==> flow/design.v <==
module convolve #(parameter KERNEL_SIZE = 9,
                  parameter DATA_WIDTH  = 8,
                  parameter KDATA_WIDTH = 8,
                  parameter ACTIVATION  = "RELU")
(
   input  logic                   clk,
   input  logic                   rst,
   input  logic                   en_convolve,
   input  logic [0:KERNEL_SIZE-1] [DATA_WIDTH-1:0] image,
   input  logic [0:KERNEL_SIZE-1][KDATA_WIDTH-1:0] kernel,  
   output logic  [DATA_WIDTH-1:0] feature_map,
   output logic                   feature_out
);
function [DATA_WIDTH-1:0] activation;
   input [DATA_WIDTH+KDATA_WIDTH+$clog2(KERNEL_SIZE)-1:0] weighted_inputs;
   begin
      case(ACTIVATION)
         "RELU": begin
            if (weighted_inputs[DATA_WIDTH+KDATA_WIDTH+$clog2(KERNEL_SIZE)-1]) activation = 0;  
            else activation = weighted_inputs[DATA_WIDTH+KDATA_WIDTH-2-1:KDATA_WIDTH-2];      
         end
         "SIGNUM": begin
            if (weighted_inputs[DATA_WIDTH+KDATA_WIDTH+$clog2(KERNEL_SIZE)-1]) activation = 0;  
            else activation = {DATA_WIDTH{1'b1}};
         end
         default: activation = 'h0;
      endcase
   end
endfunction
function [KDATA_WIDTH-1:0] twos_compl;
   input [KDATA_WIDTH-1:0] kernel;
   twos_compl = (~kernel) + 1;
endfunction
logic en_convolve_q;
logic [0:KERNEL_SIZE-1][DATA_WIDTH+KDATA_WIDTH-1:0] feat_mult_c;
logic [0:KERNEL_SIZE-1][DATA_WIDTH+KDATA_WIDTH-1:0] feat_mult_q;
logic [DATA_WIDTH+KDATA_WIDTH+$clog2(KERNEL_SIZE)-1:0] feature_map_c;
logic [0:KERNEL_SIZE-1][KDATA_WIDTH-1:0] kernel_abs;
always_comb begin
   for (int i=0;i<KERNEL_SIZE; i=i+1) begin
      kernel_abs[i] = kernel[i][KDATA_WIDTH-1] ? twos_compl(kernel[i]) : kernel[i];  
   end
end
always_comb begin
   feat_mult_c = 'h0;
   for (int i=0; i<KERNEL_SIZE; i=i+1) begin
      feat_mult_c[i][DATA_WIDTH+KDATA_WIDTH-1]     = kernel[i][KDATA_WIDTH-1];                 
      feat_mult_c[i][DATA_WIDTH+KDATA_WIDTH-2:0]   = image[i]*kernel_abs[i][KDATA_WIDTH-2:0];  
   end
end
always_comb begin
   feature_map_c = 'h0;
   for (int i=0; i<KERNEL_SIZE; i=i+1) begin
      feature_map_c = feat_mult_q[i][DATA_WIDTH+KDATA_WIDTH-1] ? feature_map_c - feat_mult_q[i][DATA_WIDTH+KDATA_WIDTH-2:0]:  
                                                                 feature_map_c + feat_mult_q[i][DATA_WIDTH+KDATA_WIDTH-2:0];   
   end
end
always_ff@(posedge clk) begin
   en_convolve_q <= en_convolve;
end
always_ff@(posedge clk, negedge rst) begin
   if (~rst) begin
      feat_mult_q <= 'h0;
      feature_map <= 'h0;
      feature_out <= 1'b0;
   end
   else begin
      if (en_convolve) begin
         feat_mult_q <= feat_mult_c;
      end
      if (en_convolve_q) begin
         feature_map <= activation(feature_map_c);  
         feature_out <= 1'b1;
      end else begin
         feature_map <= 'h0;
         feature_out <= 1'b0;
      end
   end
end
endmodule
module conv_layer # (parameter KERNEL_SIZE = 3,
                     parameter IMGCOL      = 8,
                     parameter IMGROW      = 8,
                     parameter DATA_WIDTH  = 8,
                     parameter KDATA_WIDTH = 8,
                     parameter ACTIVATION  = "RELU")
(
   input  logic                   clk,
   input  logic                   rst,
   input  logic [0:IMGROW-1][0:IMGCOL-1][DATA_WIDTH-1:0]  image,
   input  logic [0:KERNEL_SIZE-1][0:KERNEL_SIZE-1][KDATA_WIDTH-1:0] kernel,   
   output logic [0:IMGROW-KERNEL_SIZE][0:IMGCOL-KERNEL_SIZE][DATA_WIDTH-1:0]  conv_out,
   output logic                   layer_done_out
);
localparam PAD_SIZE = (KERNEL_SIZE-1)/2;
logic [0:KERNEL_SIZE*KERNEL_SIZE-1][DATA_WIDTH-1:0]  img_window;
logic [0:KERNEL_SIZE*KERNEL_SIZE-1][KDATA_WIDTH-1:0] ker_window;
logic [$clog2(IMGCOL)-1:0] col;
logic [$clog2(IMGROW+1)-1:0] row;
logic [$clog2(IMGCOL-KERNEL_SIZE):0] out_col;
logic [$clog2(IMGROW-KERNEL_SIZE):0] out_row;
logic en_convolve, layer_conv_done, feature_out;
logic [DATA_WIDTH-1:0]  activated_feature;
always_ff@(posedge clk or negedge rst) begin
   if (~rst) begin
      row <= 'h0;
      col <= 'h0;
      layer_conv_done <= 1'b0;
   end
   else begin
      if (row == IMGROW) begin
         row <= 'h0;
         col <= 'h0;
         layer_conv_done <= 1'b1;
      end else if (col==IMGCOL-1) begin
         row <= row+'h1;
         col <= 'h0;
      end else begin
         col <= col+'h1;
         layer_conv_done <= 1'b0;
      end
   end
end
assign layer_done_out = layer_conv_done;
always_comb begin
   for (int i=0; i<KERNEL_SIZE; i=i+1) begin  
      for (int j=0; j<KERNEL_SIZE; j=j+1) begin   
         ker_window[i*KERNEL_SIZE+j] = kernel[i][j];
      end
   end
end
always_ff@(posedge clk or negedge rst) begin
   if (~rst) begin
      img_window  <= 'h0;
      en_convolve <= 1'b0;
   end else begin
      if (row>PAD_SIZE-1 && row<IMGROW-PAD_SIZE &&   
          col>PAD_SIZE-1 && col<IMGCOL-PAD_SIZE)    
      begin
         en_convolve <= 1'b1;
         for (int i=0; i<KERNEL_SIZE; i=i+1) begin  
            for (int j=0; j<KERNEL_SIZE; j=j+1) begin   
               img_window[i*KERNEL_SIZE+j] <= image[row-PAD_SIZE+i][col-PAD_SIZE+j];
            end
         end
      end else begin
         en_convolve <= 1'b0;
         img_window  <= 'h0;
      end
   end
end
convolve #(
   .KERNEL_SIZE (KERNEL_SIZE*KERNEL_SIZE),
   .DATA_WIDTH  (DATA_WIDTH),
   .KDATA_WIDTH (KDATA_WIDTH),
   .ACTIVATION  (ACTIVATION)
) u_convolve (
   .clk          (clk),
   .rst          (rst),
   .en_convolve  (en_convolve),
   .image        (img_window),
   .kernel       (ker_window),
   .feature_map  (activated_feature),
   .feature_out  (feature_out)
);
always_ff@(posedge clk or negedge rst) begin
   if (~rst) begin
      out_row <= 'h0;
      out_col <= 'h0;
   end
   else if (feature_out || layer_conv_done) begin
      if (out_row == IMGROW-KERNEL_SIZE+1 || layer_conv_done) begin
         out_row <= 'h0;
         out_col <= 'h0;
      end else if (out_col==IMGCOL-KERNEL_SIZE) begin
         out_row <= out_row+'h1;
         out_col <= 'h0;
      end else begin
         out_col <= out_col+'h1;
      end
   end
end
always_ff@(posedge clk or negedge rst) begin
   if (~rst) begin
      conv_out <= 'h0;
   end else if (out_row <= IMGROW-KERNEL_SIZE && out_col <= IMGCOL-KERNEL_SIZE) begin
      conv_out[out_row][out_col] <= activated_feature;
   end
end
endmodule
module conv_top (
   input  logic         clk,
   input  logic         rst,
   input  logic [511:0] image,
   input  logic [71:0]  kernel,
   output logic [287:0] conv_out,
   output logic         layer_done_out
);
logic [0:7][0:7][7:0] image_a;
logic [0:2][0:2][7:0] kernel_a;
logic [0:5][0:5][7:0] conv_out_a;
always_comb begin
   for (int r=0; r<8; r++)
      for (int c=0; c<8; c++)
         image_a[r][c] = image[(r*8+c)*8 +: 8];
   for (int i=0; i<3; i++)
      for (int j=0; j<3; j++)
         kernel_a[i][j] = kernel[(i*3+j)*8 +: 8];
   for (int r=0; r<6; r++)
      for (int c=0; c<6; c++)
         conv_out[(r*6+c)*8 +: 8] = conv_out_a[r][c];
end
conv_layer #(
   .KERNEL_SIZE (3),
   .IMGCOL      (8),
   .IMGROW      (8),
   .DATA_WIDTH  (8),
   .KDATA_WIDTH (8),
   .ACTIVATION  ("RELU")
) u_conv_layer (
   .clk            (clk),
   .rst            (rst),
   .image          (image_a),
   .kernel         (kernel_a),
   .conv_out       (conv_out_a),
   .layer_done_out (layer_done_out)
);
endmodule
== Tool chain data of conv_top ==
The steps from the RTL of conv_top to its reports follow in flow order.
Line numbers count from 1 in the design file above.
Operators: Yosys type, input widths -> output width; for muxes data width and select width s.
Cell names lack the library's common part.
Not given: --
Design
  top module: conv_top
  clock port: clk
  library: sky130hd
  timing corner: tt_025C_1v80

== Elaborated design ==
Yosys after proc, flatten, opt, wreduce and memory -nomap, before mapping. Memory bits, and registers merged into a memory's read port (data or address), are not among the register bits. Print and check cells are not counted. Equal cells are merged and count once.
Word-level totals
  register bits: 531
  input port bits: 586
  output and inout port bits: 289
  word-level cells: 161
Cells by class
  $add $sub $neg: 55
  $mul: 10
  magnitude comparators: 6
  equal/unequal tests: 5
  shifts and indexed selects: 11
  mux-type cells: 41
  bitwise operators: 12
  reductions and logical operators: 9
Operator list (count)
  $shiftx 512x32->8: 9
  $mul 8x7->15: 9
  $add 32x32->32: 10
  $and 288x288->288: 1
  $or 288x288->288: 1
  $not 288->288: 1
  $shift 8x33->288: 1
  $shift 8x33->288 const A: 1
  $mux 20: 9
  $add 20x15->20: 8
  $sub 20x15->20: 8
  $mux 8: 11
  $sub 3x29->29 const A: 3
  $sub 3x26->26 const A: 3
  $mul 32x2->28 const B: 1
  $add 7x1->7 const B: 9
  $not 7->7: 9
  $mux 7: 9
  $neg 32->33: 1
  $add 29x1->29 const B: 1
  $add 29x2->29 const B: 1
  $add 26x1->26 const B: 1
  $add 26x2->26 const B: 1
  $mux 4: 6
  $sub 1x15->16 const A: 1
  $add 4x1->4 const B: 3
  $sub 3x4->5 const A: 2
  $le 4x3->1 const B: 2
Not listed: further kinds 17, cells in them 27.

== Depth ==
Depth = most cells in a row (Yosys ltp): at word level without a register or memory, in the mapped netlist without a sequential cell, where the memories' decode and read muxes count.
Depth
  depth after elaboration: 20
  ABC_AREA: 1
  depth in mapped cells: 62
  depth with buffers taken out: 62

== Synthesis result ==
Source: synth_stat.txt of the flow (Yosys; design flattened, memories mapped). It holds for the ABC_AREA given above (unset counts as 0); a run with the other value may have another netlist.
Cells by type
  dfrtp_1: count 530, area in all 1.33E+04 um^2
  nand2_1: count 2581, area in all 9.69E+03 um^2
  ha_1: count 529, area in all 6.62E+03 um^2
  fa_1: count 281, area in all 5.63E+03 um^2
  inv_1: count 1496, area in all 5.62E+03 um^2
  o21ai_0: count 936, area in all 4.68E+03 um^2
  a21oi_1: count 586, area in all 2.93E+03 um^2
  nor2_1: count 613, area in all 2.3E+03 um^2
  xor2_1: count 255, area in all 2.23E+03 um^2
  nand4_1: count 331, area in all 2.07E+03 um^2
  clkbuf_1: count 395, area in all 1.48E+03 um^2
  nand3_1: count 292, area in all 1.46E+03 um^2
  o211ai_1: count 137, area in all 1.03E+03 um^2
  xnor2_1: count 115, area in all 1.01E+03 um^2
  mux2i_1: count 59, area in all 590.566 um^2
  or2_2: count 67, area in all 419.152 um^2
  nor3_1: count 74, area in all 370.355 um^2
  a31oi_1: count 51, area in all 319.056 um^2
Other cell types: 45; their cells: 530.
Synthesis totals
  cells in the netlist: 9858
  chip area (Yosys): 65467.8 um^2
  area of sequential cells: 13282.7 um^2
  flip-flops: 531
  buffer cells: 467

== Path before layout ==
Path of least setup slack by OpenSTA after synthesis, without wires, with an ideal clock, recovery checks aside; 20% of the period is set as input and as output delay. Where synthesis merged equal registers, the netlist keeps one of their names.
Path post-synthesis
  path kind: register -> register
  from: reg u_conv_layer.u_convolve.feat_mult_q
  to: reg u_conv_layer.u_convolve.feature_map[0]
  clock period: 11.0 ns
  setup time: 0.079 ns
  launch time at the first pin: 0.000 ns
  arrival time: 9.340 ns
  required time: 10.921 ns
  slack: 1.581 ns
  path delay: 9.419 ns
  stages: 55
  buffers on the path: 1
  synthesis period reached: 9.419 ns
"path delay" = arrival - input delay + setup time.
"stages" counts driving pins, that of a launching flip-flop among them; a cell with two outputs on the path counts twice.
"synthesis period reached" = period - worst setup slack (recovery checks aside). The figure is calculated, with input and output delays left at 20% of the set period.
Where an end lacks its bit number, it is one bit of the signal, or one of the new flip-flops if synthesis recoded a state register.
Between the ends stands the longest chain of elaborated cells between them, by number of cells; it is not shown to be the way that was timed. Of several equally long chains one is given.
Each line given opens the expression or statement behind the cell; cells for indexed reads and writes are added by Yosys, which also makes memories of some case tables.
A register here has more assigning lines than the two given.
On the way, post-synthesis
  cell sequence: dfrtp_1 -> clkbuf_1 -> clkinv_1 -> or2_2 -> o21ai_0 -> inv_1 -> ha_1 -> nand3_1 -> nand2_1 -> xor2_1 -> ha_1 -> nand2_1 -> nand2_1 -> a31oi_1 -> o21ai_0 -> xor2_1 -> ha_1 -> a21oi_1 -> [19 not listed] -> nand3_1 -> nand2_1 -> xor2_1 -> ha_1 -> a21oi_1 -> o21ai_0 -> a21oi_1 -> nor2_1 -> o21ai_0 -> nand2_1 -> xor2_1 -> ha_1 -> nand4_1 -> o41ai_1 -> xnor2_1 -> xnor2_1 -> nand3_1 -> a21oi_1
  cells in the longest elaborated chain: 19
  elaborated cells between the ends (all ways): 27
  source lines of those cells: 4
  classes of those cells: add/sub: 16; mux: 11
Ends and longest elaborated chain, post-synthesis
  from (decl): line 36  | logic [0:KERNEL_SIZE-1][DATA_WIDTH+KDATA_WIDTH-1:0] feat_mult_q;
  from (assign): line 63  | feat_mult_q <= 'h0;
  from (assign): line 69  | feat_mult_q <= feat_mult_c;
  $mux 20: line 54  | feature_map_c = feat_mult_q[i][DATA_WIDTH+KDATA_WIDTH-1] ? feature_map_c - feat_mult_q[i][DATA_WIDTH+KDATA_WID ...
  $add 20x15->20: line 55  | feature_map_c + feat_mult_q[i][DATA_WIDTH+KDATA_WIDTH-2:0];
  $mux 20: line 54
  $add 20x15->20: line 55
  $mux 20: line 54
  $add 20x15->20: line 55
  $mux 20: line 54
  [5 not listed]
  $mux 20: line 54
  $add 20x15->20: line 55
  $mux 20: line 54
  $add 20x15->20: line 55
  $mux 20: line 54
  $mux 8: line 19  | if (weighted_inputs[DATA_WIDTH+KDATA_WIDTH+$clog2(KERNEL_SIZE)-1]) activation = 0;
  $mux 8: line 71  | if (en_convolve_q) begin
  to (assign): line 72  | feature_map <= activation(feature_map_c);
  to (assign): line 75  | feature_map <= 'h0;
  to (decl): line 11  | output logic  [DATA_WIDTH-1:0] feature_map,

== Timing after layout ==
Path of least setup slack in the final report of entry A (OpenROAD, finished layout, wires in). Where an end is a register, its clock arrival counts in the times.
Path post-layout
  path kind: register -> register
  from: reg u_conv_layer.u_convolve.feat_mult_q
  to: reg u_conv_layer.u_convolve.feature_map[1]
  clock period: 11.0 ns
  setup time: 0.07 ns
  launch time at the first pin: 0.70 ns
  arrival time: 10.35 ns
  required time: 11.63 ns
  slack: 1.28 ns
  stages: 56
  buffers on the path: 3
Where an end lacks its bit number, it is one bit of the signal, or one of the new flip-flops if synthesis recoded a state register.
Between the ends stands the longest chain of elaborated cells between them, by number of cells; it is not shown to be the way that was timed. Of several equally long chains one is given.
A register here has more assigning lines than the two given.
On the way, post-layout
  cell sequence: dfrtp_1 -> inv_2 -> ha_4 -> nand3_4 -> nor3_4 -> inv_2 -> nand2_2 -> xnor2_2 -> inv_1 -> ha_4 -> a21oi_2 -> nand2_1 -> a21oi_4 -> o21ai_2 -> xor2_1 -> ha_1 -> nand2_2 -> nor4_4 -> [20 not listed] -> nand2_1 -> xor2_1 -> ha_1 -> a21oi_2 -> o21ai_2 -> a21oi_2 -> nor2_1 -> o21ai_1 -> nand2_1 -> xor2_1 -> ha_1 -> nand4_1 -> o41ai_2 -> xnor2_1 -> xnor2_1 -> buf_4 -> nand3_4 -> a21oi_2
  cells in the longest elaborated chain: 18
  elaborated cells between the ends (all ways): 26
  source lines of those cells: 4
  classes of those cells: add/sub: 16; mux: 10
Ends and longest elaborated chain, post-layout
  from (decl): line 36  | logic [0:KERNEL_SIZE-1][DATA_WIDTH+KDATA_WIDTH-1:0] feat_mult_q;
  from (assign): line 63  | feat_mult_q <= 'h0;
  from (assign): line 69  | feat_mult_q <= feat_mult_c;
  $add 20x15->20: line 55  | feature_map_c + feat_mult_q[i][DATA_WIDTH+KDATA_WIDTH-2:0];
  $mux 20: line 54  | feature_map_c = feat_mult_q[i][DATA_WIDTH+KDATA_WIDTH-1] ? feature_map_c - feat_mult_q[i][DATA_WIDTH+KDATA_WID ...
  $add 20x15->20: line 55
  $mux 20: line 54
  $add 20x15->20: line 55
  $mux 20: line 54
  $add 20x15->20: line 55
  [4 not listed]
  $mux 20: line 54
  $add 20x15->20: line 55
  $mux 20: line 54
  $add 20x15->20: line 55
  $mux 20: line 54
  $mux 8: line 19  | if (weighted_inputs[DATA_WIDTH+KDATA_WIDTH+$clog2(KERNEL_SIZE)-1]) activation = 0;
  $mux 8: line 71  | if (en_convolve_q) begin
  to (assign): line 72  | feature_map <= activation(feature_map_c);
  to (assign): line 75  | feature_map <= 'h0;
  to (decl): line 11  | output logic  [DATA_WIDTH-1:0] feature_map,

FLOW RESULTS
============

Measured data: module conv_top, platform sky130hd, 5 stored runs of the flow under differing settings, order arbitrary. Input and output delays are each 20% of the period that was set; the output load is 0.01 pF.
"achieved clock period (ns)" is the run's clock period less its worst setup slack. It is reckoned from that one timing run; input and output delays stay at 20% of the period that was set.
"worst setup path time (ns)": the worst setup path's part of the clock period (all of it between registers, 20% less for each end at a port) less its slack. A launch clock that arrives late makes it longer, a capture clock that arrives late makes it shorter.

settings of entry A
{
  "ABC_AREA": 1,
  "CAP_MARGIN": 5,
  "CELL_PAD_IN_SITES_DETAIL_PLACEMENT": 1,
  "CELL_PAD_IN_SITES_GLOBAL_PLACEMENT": 3,
  "CORE_UTILIZATION": 21,
  "GPL_TIMING_DRIVEN": 0,
  "HOLD_SLACK_MARGIN": 0.15,
  "SETUP_SLACK_MARGIN": 2.02,
  "SLEW_MARGIN": 25,
  "TNS_END_PERCENT": 65,
  "period_ns": 11.0,
  "CORE_MARGIN": 2
}
report of entry A
yosys chip area after synthesis (um^2): 65467.8
finish__design__die__area: 316232.0
finish__design__instance__area__stdcell: 85599.6
finish__design__instance__utilization: 0.2751
finish__timing__setup__ws: 1.277
finish__timing__setup__tns: 0.000
finish__timing__hold__ws: 0.450
achieved clock period (ns): 9.723
worst setup path time (ns): 9.72
worst setup path kind: register -> register

settings of entry B
{
  "CORE_UTILIZATION": 40,
  "PLACE_DENSITY": 0.6,
  "period_ns": 10.4,
  "CAP_MARGIN": 20,
  "CORE_MARGIN": 2,
  "SLEW_MARGIN": 20
}
report of entry B
yosys chip area after synthesis (um^2): 61027.3
finish__design__die__area: 155709.0
finish__design__instance__area__stdcell: 75782.7
finish__design__instance__utilization: 0.4995
finish__timing__setup__ws: 0.569
finish__timing__setup__tns: 0.000
finish__timing__hold__ws: 0.489
achieved clock period (ns): 9.831
worst setup path time (ns): 9.83
worst setup path kind: register -> register

settings of entry C
{
  "CORE_ASPECT_RATIO": 1.58,
  "CORE_UTILIZATION": 37,
  "CTS_CLUSTER_DIAMETER": 118,
  "CTS_CLUSTER_SIZE": 42,
  "MAX_ROUTING_LAYER": "met4",
  "SLEW_MARGIN": 0,
  "period_ns": 11.5,
  "CAP_MARGIN": 20,
  "CORE_MARGIN": 2
}
report of entry C
yosys chip area after synthesis (um^2): 61027.3
finish__design__die__area: 168287.0
finish__design__instance__area__stdcell: 73267.8
finish__design__instance__utilization: 0.4467
finish__timing__setup__ws: 0.792
finish__timing__setup__tns: 0.000
finish__timing__hold__ws: 0.498
achieved clock period (ns): 10.708
worst setup path time (ns): 10.71
worst setup path kind: register -> register

settings of entry D
{
  "ABC_AREA": 1,
  "CORE_UTILIZATION": 33,
  "GPL_TIMING_DRIVEN": 0,
  "HOLD_SLACK_MARGIN": 0.15,
  "SLEW_MARGIN": 25,
  "TNS_END_PERCENT": 15,
  "period_ns": 11.0,
  "CAP_MARGIN": 20,
  "CORE_MARGIN": 2
}
report of entry D
yosys chip area after synthesis (um^2): 65467.8
finish__design__die__area: 201965.0
finish__design__instance__area__stdcell: 81182.9
finish__design__instance__utilization: 0.4116
finish__timing__setup__ws: 0.060
finish__timing__setup__tns: 0.000
finish__timing__hold__ws: 0.391
achieved clock period (ns): 10.940
worst setup path time (ns): 10.94
worst setup path kind: register -> register

settings of entry E
{
  "ABC_AREA": 1,
  "CELL_PAD_IN_SITES_DETAIL_PLACEMENT": 1,
  "CELL_PAD_IN_SITES_GLOBAL_PLACEMENT": 3,
  "CORE_UTILIZATION": 33,
  "GPL_TIMING_DRIVEN": 0,
  "HOLD_SLACK_MARGIN": 0.15,
  "SLEW_MARGIN": 25,
  "TNS_END_PERCENT": 65,
  "period_ns": 11.0,
  "CAP_MARGIN": 20,
  "CORE_MARGIN": 2
}
report of entry E
yosys chip area after synthesis (um^2): 65467.8
finish__design__die__area: 201965.0
finish__design__instance__area__stdcell: 81278.0
finish__design__instance__utilization: 0.4121
finish__timing__setup__ws: -0.035
finish__timing__setup__tns: -0.035
finish__timing__hold__ws: 0.438
achieved clock period (ns): 11.035
worst setup path time (ns): 11.04
worst setup path kind: register -> register
